==> flow/design.v <==
`timescale  1ns/1ps
module mac_manual #(
    parameter DATA_WIDTH = 16
)(
    input clk, ce, rst,
    input [DATA_WIDTH-1:0] a, b, 
    input [DATA_WIDTH-1:0] tmp,
    output reg [DATA_WIDTH-1:0] data_out
); 
    always @(posedge clk) begin
        if(rst) begin
            data_out <= 0;
        end
        else begin
            data_out <= (a * b) + tmp;
        end
    end
endmodule
`timescale 1ns/1ps
module shift_register #(
    parameter DATA_WIDTH = 16,
    parameter size = 3
)(
    input clk, ce, rst,
    input [DATA_WIDTH-1:0] data_in,
    output [DATA_WIDTH-1:0] data_out
);
    reg [DATA_WIDTH-1:0] tmp[size-1:0];
    generate
        genvar l;
        for (l = 0; l < size; l = l + 1) begin
            always @(posedge clk) begin
                if (rst) begin
                    tmp[l] <= 'd0;
                end
                else if (ce) begin
                    if (l == 'd0) begin
                        tmp[l] <= data_in;  
                    end
                    else begin
                        tmp[l] <= tmp[l-1];
                    end
                end
            end
        end
    assign data_out = tmp[size-1];
    endgenerate
endmodule
`timescale 1ns/1ps
module convolver #(
    parameter DATA_WIDTH = 8,
    parameter INPUT_SIZE = 28,
    parameter KERNEL_SIZE = 3,
    parameter STRIDE = 1
) (
    input clk, ce, global_rst, 
    input [DATA_WIDTH-1:0] myInput,
    input [(KERNEL_SIZE*KERNEL_SIZE)*DATA_WIDTH-1:0] weight,
    input [DATA_WIDTH-1:0] bias,
    output [DATA_WIDTH-1:0] conv_op,
    output reg valid_conv, end_conv
);
    wire [DATA_WIDTH-1:0] weight_tmp [KERNEL_SIZE*KERNEL_SIZE-1:0];
    wire [DATA_WIDTH-1:0] tmp [KERNEL_SIZE*KERNEL_SIZE+1:0];
    generate 
        genvar j;
        for (j = 0; j < KERNEL_SIZE*KERNEL_SIZE; j = j + 1) begin
            assign weight_tmp[j][DATA_WIDTH-1:0] = weight[j*DATA_WIDTH +: DATA_WIDTH];
        end
    endgenerate
    assign tmp[0] = {DATA_WIDTH{1'b0}};
    generate 
        genvar i;
        for (i = 0; i < KERNEL_SIZE*KERNEL_SIZE; i = i + 1) begin: MAC
            if ((i + 1) % KERNEL_SIZE == 0) begin
                if (i == KERNEL_SIZE*KERNEL_SIZE-1) begin
                    mac_manual #(.DATA_WIDTH(DATA_WIDTH)) mac (
                        .clk(clk),
                        .ce(ce),
                        .rst(global_rst),
                        .a(myInput),
                        .b(weight_tmp[i]),
                        .tmp(tmp[i]),
                        .data_out(tmp[i+1])
                    );
                assign conv_op = tmp[i+1] + bias;
                end else begin
                    wire [DATA_WIDTH-1:0] tmp2;
                    mac_manual #(.DATA_WIDTH(DATA_WIDTH)) mac (
                        .clk(clk),
                        .ce(ce),
                        .rst(global_rst),
                        .a(myInput),
                        .b(weight_tmp[i]),
                        .tmp(tmp[i]),
                        .data_out(tmp2)
                    );
                    shift_register #(.DATA_WIDTH(DATA_WIDTH), .size(INPUT_SIZE-KERNEL_SIZE)) sr (
                        .clk(clk),
                        .ce(ce),
                        .rst(global_rst),
                        .data_in(tmp2),
                        .data_out(tmp[i+1])
                    );
                end
            end else begin
                mac_manual #(.DATA_WIDTH(DATA_WIDTH)) mac (
                    .clk(clk),
                    .ce(ce),
                    .rst(global_rst),
                    .a(myInput),
                    .b(weight_tmp[i]),
                    .tmp(tmp[i]),
                    .data_out(tmp[i+1])
                );
            end
        end
    endgenerate
    reg [$clog2(INPUT_SIZE):0] row_counter;
    reg [$clog2(INPUT_SIZE):0] col_counter;
    reg [$clog2(INPUT_SIZE*INPUT_SIZE):0] cycle_counter;
    always @(posedge clk) begin
        if (global_rst) begin
            row_counter <= 0;
            col_counter <= 0;
            cycle_counter <= 0;
        end else if (ce) begin
            if (col_counter + STRIDE >= INPUT_SIZE) begin
                col_counter <= 0;
                if (row_counter + STRIDE >= INPUT_SIZE) begin
                    row_counter <= 0;
                end else begin
                    row_counter <= row_counter + STRIDE;
                end
            end else begin
                col_counter <= col_counter + STRIDE;
            end
            cycle_counter <= cycle_counter + 1;
        end
    end
    always @(posedge clk) begin
        if (global_rst) begin
            valid_conv <= 0;
        end else if (ce) begin
            if ((row_counter >= KERNEL_SIZE-1 && row_counter < INPUT_SIZE && 
                 (row_counter - (KERNEL_SIZE-1)) % STRIDE == 0) &&
                (col_counter >= KERNEL_SIZE-1 && col_counter < INPUT_SIZE && 
                 (col_counter - (KERNEL_SIZE-1)) % STRIDE == 0)) begin
                valid_conv <= 1;
            end else begin
                valid_conv <= 0;
            end
        end
    end
    always @(posedge clk) begin
        if (global_rst) begin
            end_conv <= 0;
        end else if (ce && cycle_counter >= INPUT_SIZE*INPUT_SIZE) begin
            end_conv <= 1;
        end else begin
            end_conv <= 0;
        end
    end
endmodule
`timescale 1ns/1ps
module relu_activation #(
    parameter DATA_WIDTH = 16
)(
    input [DATA_WIDTH-1:0] data_in,
    output [DATA_WIDTH-1:0] data_out
);
    assign data_out = (data_in[DATA_WIDTH-1] == 1) ? 0 : data_in;
endmodule
`timescale 1ns / 1ps
module comparator2 #(
    parameter DATA_WIDTH = 16,
    parameter POOL_TYPE = 1
    )(
    input ce,
    input [DATA_WIDTH-1:0] in1,
    input [DATA_WIDTH-1:0] in2,
    output [DATA_WIDTH-1:0] comp_op
    ); 
    reg [DATA_WIDTH-1:0] temp;
    assign comp_op = ce ? temp : 'd0;
    always@(*)
    begin
        if(POOL_TYPE == 0)
        begin
            temp = in1 + in2;        
        end
        else begin
            temp = (in1 > in2) ? in1 : in2;
        end
    end
endmodule
`timescale 1ns / 1ps
module max_reg #(parameter DATA_WIDTH = 16) (
    input clk,
    input ce,
    input [DATA_WIDTH-1:0] data_in,
    input rst_m,
    input master_rst,
    output reg [DATA_WIDTH-1:0] reg_op
    );
    always@(posedge clk) 
    begin
    	if(master_rst)
    		reg_op <= 0;
    	else 
        begin
            if(ce) 
            begin
		   	  if(rst_m) begin
		    	 reg_op <=0;
		      end
		      else begin
		    	 reg_op <= data_in;
			 end
		    end
		end
	end
endmodule
`timescale 1ns / 1ps
module input_mux #(
    parameter DATA_WIDTH = 8
)(
    input [DATA_WIDTH-1:0] in1,
    input [DATA_WIDTH-1:0] in2,
    input [1:0] sel,
    output [DATA_WIDTH-1:0] op
    );
    assign op = (sel == 2'b01) ? in1 : ((sel == 2'b00) ? in2: 0);
endmodule
`timescale 1ns / 1ps
module control_logic2 #(
    parameter INPUT_SIZE = 9'h004,    
    parameter POOL_SIZE = 9'h002     
)(
    input clk,             
    input master_rst,       
    input ce,            
    output reg [1:0] sel, 
    output reg rst_m,     
    output reg op_en,      
    output reg load_sr,    
    output reg global_rst,  
    output reg end_op       
);
    integer row_count;
    integer col_count;
    integer count;
    integer nbgh_row_count;
    always @(posedge clk) begin
        if (master_rst) begin
            sel <= 2'b00;
            load_sr <= 0;
            rst_m <= 0;
            op_en <= 0;
            global_rst <= 1;
            end_op <= 0;
        end else begin
            if (((col_count + 1) % POOL_SIZE != 0) && (row_count == POOL_SIZE - 1) && 
                (col_count == POOL_SIZE * count + (POOL_SIZE - 2)) && ce) begin
                op_en <= 1;
            end else begin
                op_en <= 0;
            end
            if (ce) begin
                if ((nbgh_row_count == INPUT_SIZE / POOL_SIZE) && (count == INPUT_SIZE / POOL_SIZE - 1) &&
                    ((col_count + 1) % POOL_SIZE != 0) && (row_count == POOL_SIZE - 1) &&
                    (col_count == POOL_SIZE * count + (POOL_SIZE - 2))) begin
                    end_op <= 1;
                end
                if (((col_count + 1) % POOL_SIZE != 0) && (col_count == INPUT_SIZE - 2) && 
                    (row_count == POOL_SIZE - 1)) begin
                    global_rst <= 1;
                end else begin
                    global_rst <= 0;
                end
                if ((((col_count + 1) % POOL_SIZE == 0) && (count != INPUT_SIZE / POOL_SIZE - 1) && 
                    (row_count != POOL_SIZE - 1)) || ((col_count == INPUT_SIZE - 1) && 
                    (row_count == POOL_SIZE - 1))) begin
                    rst_m <= 1;
                end else begin
                    rst_m <= 0;
                end
                if (((col_count + 1) % POOL_SIZE != 0) && (col_count == INPUT_SIZE - 2) && 
                    (row_count == POOL_SIZE - 1)) begin
                    sel <= 2'b10;
                end else if ((((col_count) % POOL_SIZE == 0) && (count == INPUT_SIZE / POOL_SIZE - 1) && 
                            (row_count != POOL_SIZE - 1)) || 
                           (((col_count) % POOL_SIZE == 0) && (count != INPUT_SIZE / POOL_SIZE - 1) && 
                            (row_count == POOL_SIZE - 1))) begin
                    sel <= 2'b01;
                end else begin
                    sel <= 2'b00;
                end
                if ((((col_count + 1) % POOL_SIZE == 0) && (count == INPUT_SIZE / POOL_SIZE - 1)) || 
                    (((col_count + 1) % POOL_SIZE == 0) && (count != INPUT_SIZE / POOL_SIZE - 1))) begin
                    load_sr <= 1;
                end else begin
                    load_sr <= 0;
                end
            end
        end
    end
    always @(posedge clk) begin
        if (master_rst) begin
            row_count <= 0;
            col_count <= 32'hffffffff;
            count <= 32'hffffffff;
            nbgh_row_count <= 0;
        end else if (ce) begin
            if (global_rst) begin
                row_count <= 0;
                col_count <= 0;
                count <= 0;
                nbgh_row_count <= nbgh_row_count + 1;
            end else begin
                if (((col_count + 1) % POOL_SIZE == 0) && (count == INPUT_SIZE / POOL_SIZE - 1) && 
                    (row_count != POOL_SIZE - 1)) begin
                    col_count <= 0;
                    row_count <= row_count + 1;
                    count <= 0;
                end else begin
                    col_count <= col_count + 1;
                    if (((col_count + 1) % POOL_SIZE == 0) && (count != INPUT_SIZE / POOL_SIZE - 1)) begin
                        count <= count + 1;
                    end
                end
            end
        end
    end
endmodule
`timescale 1ns / 1ps
module pooler #(
    parameter INPUT_SIZE = 9'h004,               
    parameter POOL_SIZE = 9'h002,                
    parameter DATA_WIDTH = 16,                   
    parameter POOL_TYPE = 1                      
)(
    input clk,                                   
    input ce,                                    
    input master_rst,                            
    input [DATA_WIDTH-1:0] data_in,             
    output [DATA_WIDTH-1:0] data_out,           
    output valid_op,                             
    output end_op                                
);
    wire rst_m;                               
    wire load_sr;                              
    wire global_rst;                            
    wire [1:0] sel;                            
    wire [DATA_WIDTH-1:0] comp_op;              
    wire [DATA_WIDTH-1:0] sr_op;                
    wire [DATA_WIDTH-1:0] max_reg_op;            
    wire [DATA_WIDTH-1:0] div_op;               
    wire [DATA_WIDTH-1:0] mux_out;             
    control_logic2 #(.INPUT_SIZE(INPUT_SIZE), .POOL_SIZE(POOL_SIZE)) control_logic_inst (
        .clk(clk),
        .master_rst(master_rst),
        .ce(ce),
        .sel(sel),
        .rst_m(rst_m),
        .op_en(valid_op),
        .load_sr(load_sr),
        .global_rst(global_rst),
        .end_op(end_op)
    );
    comparator2 #(
        .DATA_WIDTH(DATA_WIDTH),
        .POOL_TYPE(POOL_TYPE)
    ) comparator_inst (
        .ce(ce),
        .in1(data_in),
        .in2(mux_out),
        .comp_op(comp_op)
    );
    max_reg #(
        .DATA_WIDTH(DATA_WIDTH)
    ) max_reg_inst (
        .clk(clk),
        .ce(ce),
        .data_in(comp_op),
        .rst_m(rst_m),
        .master_rst(master_rst),
        .reg_op(max_reg_op)
    );
    shift_register #(
        .DATA_WIDTH(DATA_WIDTH),
        .size(INPUT_SIZE / POOL_SIZE)
    ) shift_register_inst (
        .clk(clk),
        .ce(load_sr),
        .rst(global_rst && master_rst),
        .data_in(comp_op),
        .data_out(sr_op)
    );
    input_mux #(
        .DATA_WIDTH(DATA_WIDTH)
    ) mux_inst (
        .in1(sr_op),           
        .in2(max_reg_op),     
        .sel(sel),             
        .op(mux_out)      
    );
    assign div_op = max_reg_op / (POOL_SIZE * POOL_SIZE);
    assign data_out = POOL_TYPE ? max_reg_op : div_op;
endmodule
`timescale 1ns/1ps
module layer #(
    parameter DATA_WIDTH = 8,                  
    parameter INPUT_SIZE = 28,                  
    parameter KERNEL_SIZE = 3,                
    parameter POOL_SIZE = 2,                    
    parameter STRIDE = 1,                          
    parameter ACTIVATION_TYPE = 1'b1,        
    parameter POOL_TYPE = 1'b1                     
)(
    input clk, global_rst, ce,
    input [DATA_WIDTH-1:0] myInput,
    input [KERNEL_SIZE*KERNEL_SIZE*DATA_WIDTH-1:0] weight,
    input [DATA_WIDTH-1:0] bias,
    output [DATA_WIDTH-1:0] data_out,
    output valid_op, 
    output end_op
);
    wire[DATA_WIDTH-1:0] conv_op;
    wire [DATA_WIDTH-1:0] act_op;
    wire valid_conv, end_conv;
    wire valid_pooling;
    assign valid_pooling = valid_conv && (!end_conv);
    convolver #(
        .DATA_WIDTH(DATA_WIDTH), 
        .INPUT_SIZE(INPUT_SIZE), 
        .KERNEL_SIZE(KERNEL_SIZE), 
        .STRIDE(STRIDE)
    ) conv(
        .clk(clk),
        .ce(ce),
        .global_rst(global_rst),
        .myInput(myInput),
        .weight(weight),
        .bias(bias),
        .conv_op(conv_op),
        .valid_conv(valid_conv),
        .end_conv(end_conv)
    );
    relu_activation #(.DATA_WIDTH(DATA_WIDTH)) relu_act(
        .data_in(conv_op),
        .data_out(act_op)
    );
    pooler #(
        .INPUT_SIZE(INPUT_SIZE-KERNEL_SIZE+1),
        .POOL_SIZE(POOL_SIZE), 
        .DATA_WIDTH(DATA_WIDTH), 
        .POOL_TYPE(POOL_TYPE)
    ) max_pooling(
        .clk(clk),
        .ce(valid_pooling),
        .master_rst(global_rst),
        .data_in(act_op),
        .data_out(data_out),
        .valid_op(valid_op),
        .end_op(end_op)
    );
endmodule
======== From RTL to reports: layer ========
What the tools print for layer, step after step.
Line numbers count from 1 in the design file above.
Operators carry their Yosys type and port widths (W data, S select, Z words).
Library cell names are shortened.
A cell with n/a has no value.
set-up
  top module .............................. layer
  clock ................................... clk
  standard-cell library ................... sky130hd
  timing corner ........................... tt_025C_1v80

======== Word level ========
Source: Yosys, flattened and elaborated. Widths are those after wreduce. Registers that Yosys merges into a memory's read port (data or address) are not register bits. Print and check cells do not count. Equal cells are merged and count once.
word-level totals
  register bits after elaboration ......... 744
  latch bits .............................. 0
  memory bits (writable) .................. 0
  memory bits (read-only) ................. 0
  clocked read ports x word width ......... 0
  memories kept ........................... 0
  output and inout port bits .............. 10
  word-level cells ........................ 194
operators by class
  add/subtract/negate cells ............... 16
  multiply operators ...................... 9
  divide/modulo/power cells ............... 0
  $lt $le $gt $ge ......................... 8
  eq/ne operators ......................... 9
  shifts and indexed selects .............. 0
  mux-type cells .......................... 23
  bitwise operators ....................... 2
  reductions and logical operators ........ 39
operators with widths
  operator                 number
  $mul A8 B8 Y8            9
  $mux W32                 7
  $add A32 B2 Y32 const B  4
  $add A8 B8 Y8            9
  $eq A32 B5 Y1 const B    2
  $eq A32 B6 Y1 const B    2
  $logic_not A32 Y1        2
  $mux W8                  5
  $eq A32 B2 Y1 const B    1
  $ne A32 B2 Y1 const B    1
  $eq A32 B32 Y1           1
  $ge A32 B5 Y1 const B    1
  $ne A32 B5 Y1 const B    1
  $reduce_bool A32 Y1      1
  $logic_and A1 B1 Y1      24
  $add A6 B1 Y7 const B    2
  $ge A6 B2 Y1 const B     2
  $lt A6 B5 Y1 const B     2
  $mux W6                  2
  $add A11 B1 Y11 const B  1
  $ge A11 B10 Y1 const B   1
  $reduce_and A2 Y1        5
  $gt A7 B8 Y1             1
  $ge A7 B5 Y1 const B     1
  $mux W7                  1
  $mux W1                  7
  $logic_or A1 B1 Y1       3
  $reduce_bool A3 Y1       1
Other operator kinds: 6; their cells: 7.

======== Depth ========
Depth = most cells in a row (Yosys ltp): at word level without a register or memory, in the mapped netlist without a sequential cell, where the memories' decode and read muxes count.
logic depth
  word-level depth ........................ 7
  ABC_AREA ................................ 0
  mapped depth ............................ 20
  depth with buffers taken out ............ 17

======== After synthesis ========
Yosys stat after the flow's synthesis: flattened, memories mapped to cells. It holds for the ABC_AREA given above (unset counts as 0); a run with the other value may have another netlist.
cells by type
  cell      number
  dfxtp_1   744
  mux2i_1   502
  fa_1      157
  nor2_1    645
  ha_1      180
  xnor2_1   164
  inv_1     342
  xor2_1    130
  nand2_1   285
  and2_1    137
  clkbuf_1  153
  o21ai_0   89
  a21oi_1   69
  nand4_1   47
  nor2b_1   47
  nor4_1    44
  nand3_1   53
  buf_1     53
Not listed: further types 59, cells in them 245.
mapped netlist
  standard cells after synthesis .......... 4,086
  chip area (Yosys) ....................... 38,172.9 um2
  sequential part of the area ............. 14,894.3 um2
  flip-flop cells ......................... 744
  buffer cells ............................ 222
By module: a second synthesis without flattening, with its own total; a netlist apart from the flattened one above.
second synthesis, totals
  cells (unflattened synthesis) ........... 4,076
  area total of the unflattened synthesis .. 39,395.3 um2
Each row is one instance without its submodules.
by module
  module                           instances  cells  area (um2)  sequential area (um2)
  shift_register                   2          644    7,191.9     4,003.8
  mac_manual #(DATA_WIDTH=8)       9          141    1,275.0     160.2
  control_logic2                   1          893    7,380.8     2,702.6
  shift_register                   1          336    3,707.3     2,082.0
  convolver                        1          185    1,574.0     500.5
  max_reg #(DATA_WIDTH=8)          1          34     340.3       160.2
  comparator2                      1          42     334.1       0.0
  input_mux #(DATA_WIDTH=8)        1          18     125.1       0.0
  relu_activation #(DATA_WIDTH=8)  1          9      55.1        0.0
  layer                            1          1      13.8        0.0
  pooler                           1          1      6.3         0.0

======== Worst setup path after synthesis ========
Path of least setup slack by OpenSTA after synthesis, without wires, with an ideal clock, recovery checks aside; 20% of the period is set as input and as output delay. Where synthesis merged equal registers, the netlist keeps one of their names.
timing path post-synthesis
  kind .................................... input -> register
  from .................................... in myInput[3]
  to ...................................... reg conv.MAC[8].genblk1.genblk1.mac.data_out[7]
  clock period ............................ 5.0 ns
  input delay ............................. 1.000 ns
  setup time .............................. 0.128 ns
  launch time at the first pin ............ 1.000 ns
  data arrival time ....................... 4.862 ns
  required time ........................... 4.872 ns
  setup slack ............................. 0.011 ns
  path delay .............................. 3.990 ns
  stages .................................. 17
  buffers on the path ..................... 3
  period reached after synthesis .......... 4.989 ns
"path delay" = arrival - input delay + setup time.
"stages" counts driving pins, that of a launching flip-flop among them; a cell with two outputs on the path counts twice.
"period reached after synthesis" = period - worst setup slack (recovery checks aside). The figure is calculated, with input and output delays left at 20% of the set period.
Between the ends stands the longest chain of elaborated cells between them, by number of cells; it is not shown to be the way that was timed. Of several equally long chains one is given.
A line is the first line of the expression or statement that the cell stems from. Yosys adds cells for indexed reads and writes and turns some case tables into memories.
on the way, post-synthesis
  cell sequence ........................... clkbuf_1 -> clkbuf_1 -> clkbuf_1 -> nand2_1 -> fa_1 -> inv_1 -> fa_1 -> ha_1 -> inv_1 -> fa_1 -> inv_1 -> fa_1 -> a21o_1 -> a21oi_1 -> xnor2_1 -> xnor2_1 -> nor2_1
  cells in the longest elaborated chain ... 2
  elaborated cells between the ends (all ways) .. 2
  source lines of those cells ............. 1
  classes of those cells .................. add/sub: 1; mul: 1
RTL lines, path post-synthesis
  element        RTL line  RTL
  from (decl)    422       input [DATA_WIDTH-1:0] myInput,
  $mul A8 B8 Y8  15        data_out <= (a * b) + tmp;
  $add A8 B8 Y8  15
  to (assign)    12        data_out <= 0;
  to (assign)    15
  to (decl)      8         output reg [DATA_WIDTH-1:0] data_out

======== Path in the finished layout ========
Path of least setup slack in the final report of stored run 1 (OpenROAD, finished layout, wires in). Where an end is a register, its clock arrival counts in the times.
timing path post-layout
  kind .................................... input -> register
  from .................................... in myInput[4]
  to ...................................... reg conv.MAC[2].genblk1.genblk1.mac.data_out[7]
  clock period ............................ 5.5 ns
  input delay ............................. 1.10 ns
  setup time .............................. 0.13 ns
  launch time at the first pin ............ 1.10 ns
  data arrival time ....................... 4.50 ns
  required time ........................... 6.07 ns
  setup slack ............................. 1.56 ns
  stages .................................. 18
  buffers on the path ..................... 4
Between the ends stands the longest chain of elaborated cells between them, by number of cells; it is not shown to be the way that was timed. Of several equally long chains one is given.
on the way, post-layout
  cell sequence ........................... buf_12 -> buf_16 -> buf_16 -> buf_12 -> nand2_2 -> fa_1 -> fa_1 -> inv_1 -> ha_1 -> inv_1 -> fa_1 -> inv_2 -> fa_2 -> a21o_1 -> a21oi_2 -> xnor2_1 -> xnor2_1 -> nor2_1
  cells in the longest elaborated chain ... 2
  elaborated cells between the ends (all ways) .. 2
  source lines of those cells ............. 1
  classes of those cells .................. add/sub: 1; mul: 1
RTL lines, path post-layout
  element        RTL line  RTL
  from (decl)    422       input [DATA_WIDTH-1:0] myInput,
  $mul A8 B8 Y8  15        data_out <= (a * b) + tmp;
  $add A8 B8 Y8  15
  to (assign)    12        data_out <= 0;
  to (assign)    15
  to (decl)      8         output reg [DATA_WIDTH-1:0] data_out

Ticket comment

5 stored runs of layer in the flow (synthesis by Yosys, layout by OpenROAD, sky130hd cells), in arbitrary order. Constraints: input delay and output delay 20% of the set period each, output load 0.01 pF.
"reached clock period": clock period set for the run, less the worst setup slack. It is reckoned from that one timing run; input and output delays stay at 20% of the period that was set.
"critical path time" is the time allowed to the run's worst setup path (the clock period less input and output delay, where it has them) less its slack. Clock arrival times count: a late capture clock shortens it, a late launch clock lengthens it.
"power consumption" rests on the timing tool's default activity at the inputs, not on a simulated workload.

---- stored run 1 ----
settings
  ABC_AREA = 0
  CELL_PAD_IN_SITES_DETAIL_PLACEMENT = 0
  CELL_PAD_IN_SITES_GLOBAL_PLACEMENT = 1
  CORE_UTILIZATION = 21
  CTS_CLUSTER_SIZE = 36
  GPL_TIMING_DRIVEN = 1
  MAX_ROUTING_LAYER = met5
  MIN_ROUTING_LAYER = met2
  PLACE_DENSITY_LB_ADDON = 0.28
  SETUP_SLACK_MARGIN = 1.48
  SLEW_MARGIN = 20
  period_ns = 5.5
  CAP_MARGIN = 20
  CORE_MARGIN = 2
results
  synthesized cell area ................... 38,172.9 um2
  die outline area ........................ 185,201.0 um2
  reached clock period .................... 3.936 ns
  smallest setup slack .................... 1.564 ns
  critical path time ...................... 2.84 ns
  critical path type ...................... input -> register
  total negative slack on setup checks .... 0.000 ns
  utilization after layout ................ 25.5%
  power consumption ....................... 16.359 mW
  worst hold slack after layout ........... 0.459 ns
  standard-cell area after routing ........ 46,022.9 um2

---- stored run 2 ----
settings
  CELL_PAD_IN_SITES_GLOBAL_PLACEMENT = 3
  CORE_UTILIZATION = 40
  CTS_CLUSTER_SIZE = 54
  HOLD_SLACK_MARGIN = 0.21
  period_ns = 5.0
  CAP_MARGIN = 20
  CORE_MARGIN = 2
  SLEW_MARGIN = 20
results
  utilization after layout ................ 46.4%
  standard-cell area after routing ........ 43,915.9 um2
  reached clock period .................... 4.410 ns
  synthesized cell area ................... 38,172.9 um2
  die outline area ........................ 97,918.9 um2
  smallest setup slack .................... 0.590 ns
  total negative slack on setup checks .... 0.000 ns
  worst hold slack after layout ........... 0.463 ns
  power consumption ....................... 17.823 mW
  critical path time ...................... 3.41 ns
  critical path type ...................... input -> register

---- stored run 3 ----
settings
  ABC_AREA = 1
  CAP_MARGIN = 30
  CELL_PAD_IN_SITES_DETAIL_PLACEMENT = 1
  CELL_PAD_IN_SITES_GLOBAL_PLACEMENT = 2
  CORE_MARGIN = 8
  CORE_UTILIZATION = 27
  CTS_CLUSTER_DIAMETER = 229
  CTS_CLUSTER_SIZE = 54
  HOLD_SLACK_MARGIN = 0.21
  MIN_ROUTING_LAYER = met2
  period_ns = 5.0
  SLEW_MARGIN = 20
results
  critical path time ...................... 3.44 ns
  critical path type ...................... input -> register
  total negative slack on setup checks .... 0.000 ns
  reached clock period .................... 4.436 ns
  synthesized cell area ................... 40,133.5 um2
  power consumption ....................... 13.489 mW
  die outline area ........................ 161,234.0 um2
  worst hold slack after layout ........... 0.461 ns
  utilization after layout ................ 30.0%
  standard-cell area after routing ........ 44,236.2 um2
  smallest setup slack .................... 0.564 ns

---- stored run 4 ----
settings
  ABC_AREA = 0
  CELL_PAD_IN_SITES_DETAIL_PLACEMENT = 0
  CELL_PAD_IN_SITES_GLOBAL_PLACEMENT = 2
  CORE_MARGIN = 6
  CORE_UTILIZATION = 21
  CTS_CLUSTER_SIZE = 36
  GPL_TIMING_DRIVEN = 1
  HOLD_SLACK_MARGIN = 0.3
  MAX_ROUTING_LAYER = met4
  MIN_ROUTING_LAYER = met1
  PLACE_DENSITY_LB_ADDON = 0.28
  SETUP_SLACK_MARGIN = 0.68
  SLEW_MARGIN = 15
  period_ns = 5.5
  CAP_MARGIN = 20
results
  smallest setup slack .................... 0.978 ns
  total negative slack on setup checks .... 0.000 ns
  power consumption ....................... 15.524 mW
  utilization after layout ................ 25.0%
  critical path time ...................... 3.42 ns
  critical path type ...................... input -> register
  standard-cell area after routing ........ 44,820.5 um2
  reached clock period .................... 4.522 ns
  die outline area ........................ 192,151.0 um2
  synthesized cell area ................... 38,172.9 um2
  worst hold slack after layout ........... 0.454 ns

---- stored run 5 ----
settings
  ABC_AREA = 0
  CELL_PAD_IN_SITES_DETAIL_PLACEMENT = 0
  CELL_PAD_IN_SITES_GLOBAL_PLACEMENT = 2
  CORE_ASPECT_RATIO = 1.88
  CORE_MARGIN = 6
  CORE_UTILIZATION = 21
  CTS_CLUSTER_SIZE = 44
  GPL_TIMING_DRIVEN = 0
  HOLD_SLACK_MARGIN = 0.3
  MAX_ROUTING_LAYER = met4
  MIN_ROUTING_LAYER = met2
  PLACE_DENSITY_LB_ADDON = 0.28
  SETUP_SLACK_MARGIN = 0.68
  SLEW_MARGIN = 25
  TNS_END_PERCENT = 30
  period_ns = 3.28
  CAP_MARGIN = 20
results
  smallest setup slack .................... -0.509 ns
  power consumption ....................... 31.079 mW
  synthesized cell area ................... 38,172.9 um2
  worst hold slack after layout ........... 0.442 ns
  utilization after layout ................ 27.5%
  standard-cell area after routing ........ 49,726.4 um2
  critical path time ...................... 3.13 ns
  critical path type ...................... input -> register
  die outline area ........................ 192,666.0 um2
  total negative slack on setup checks .... -9.874 ns
  reached clock period .................... 3.789 ns
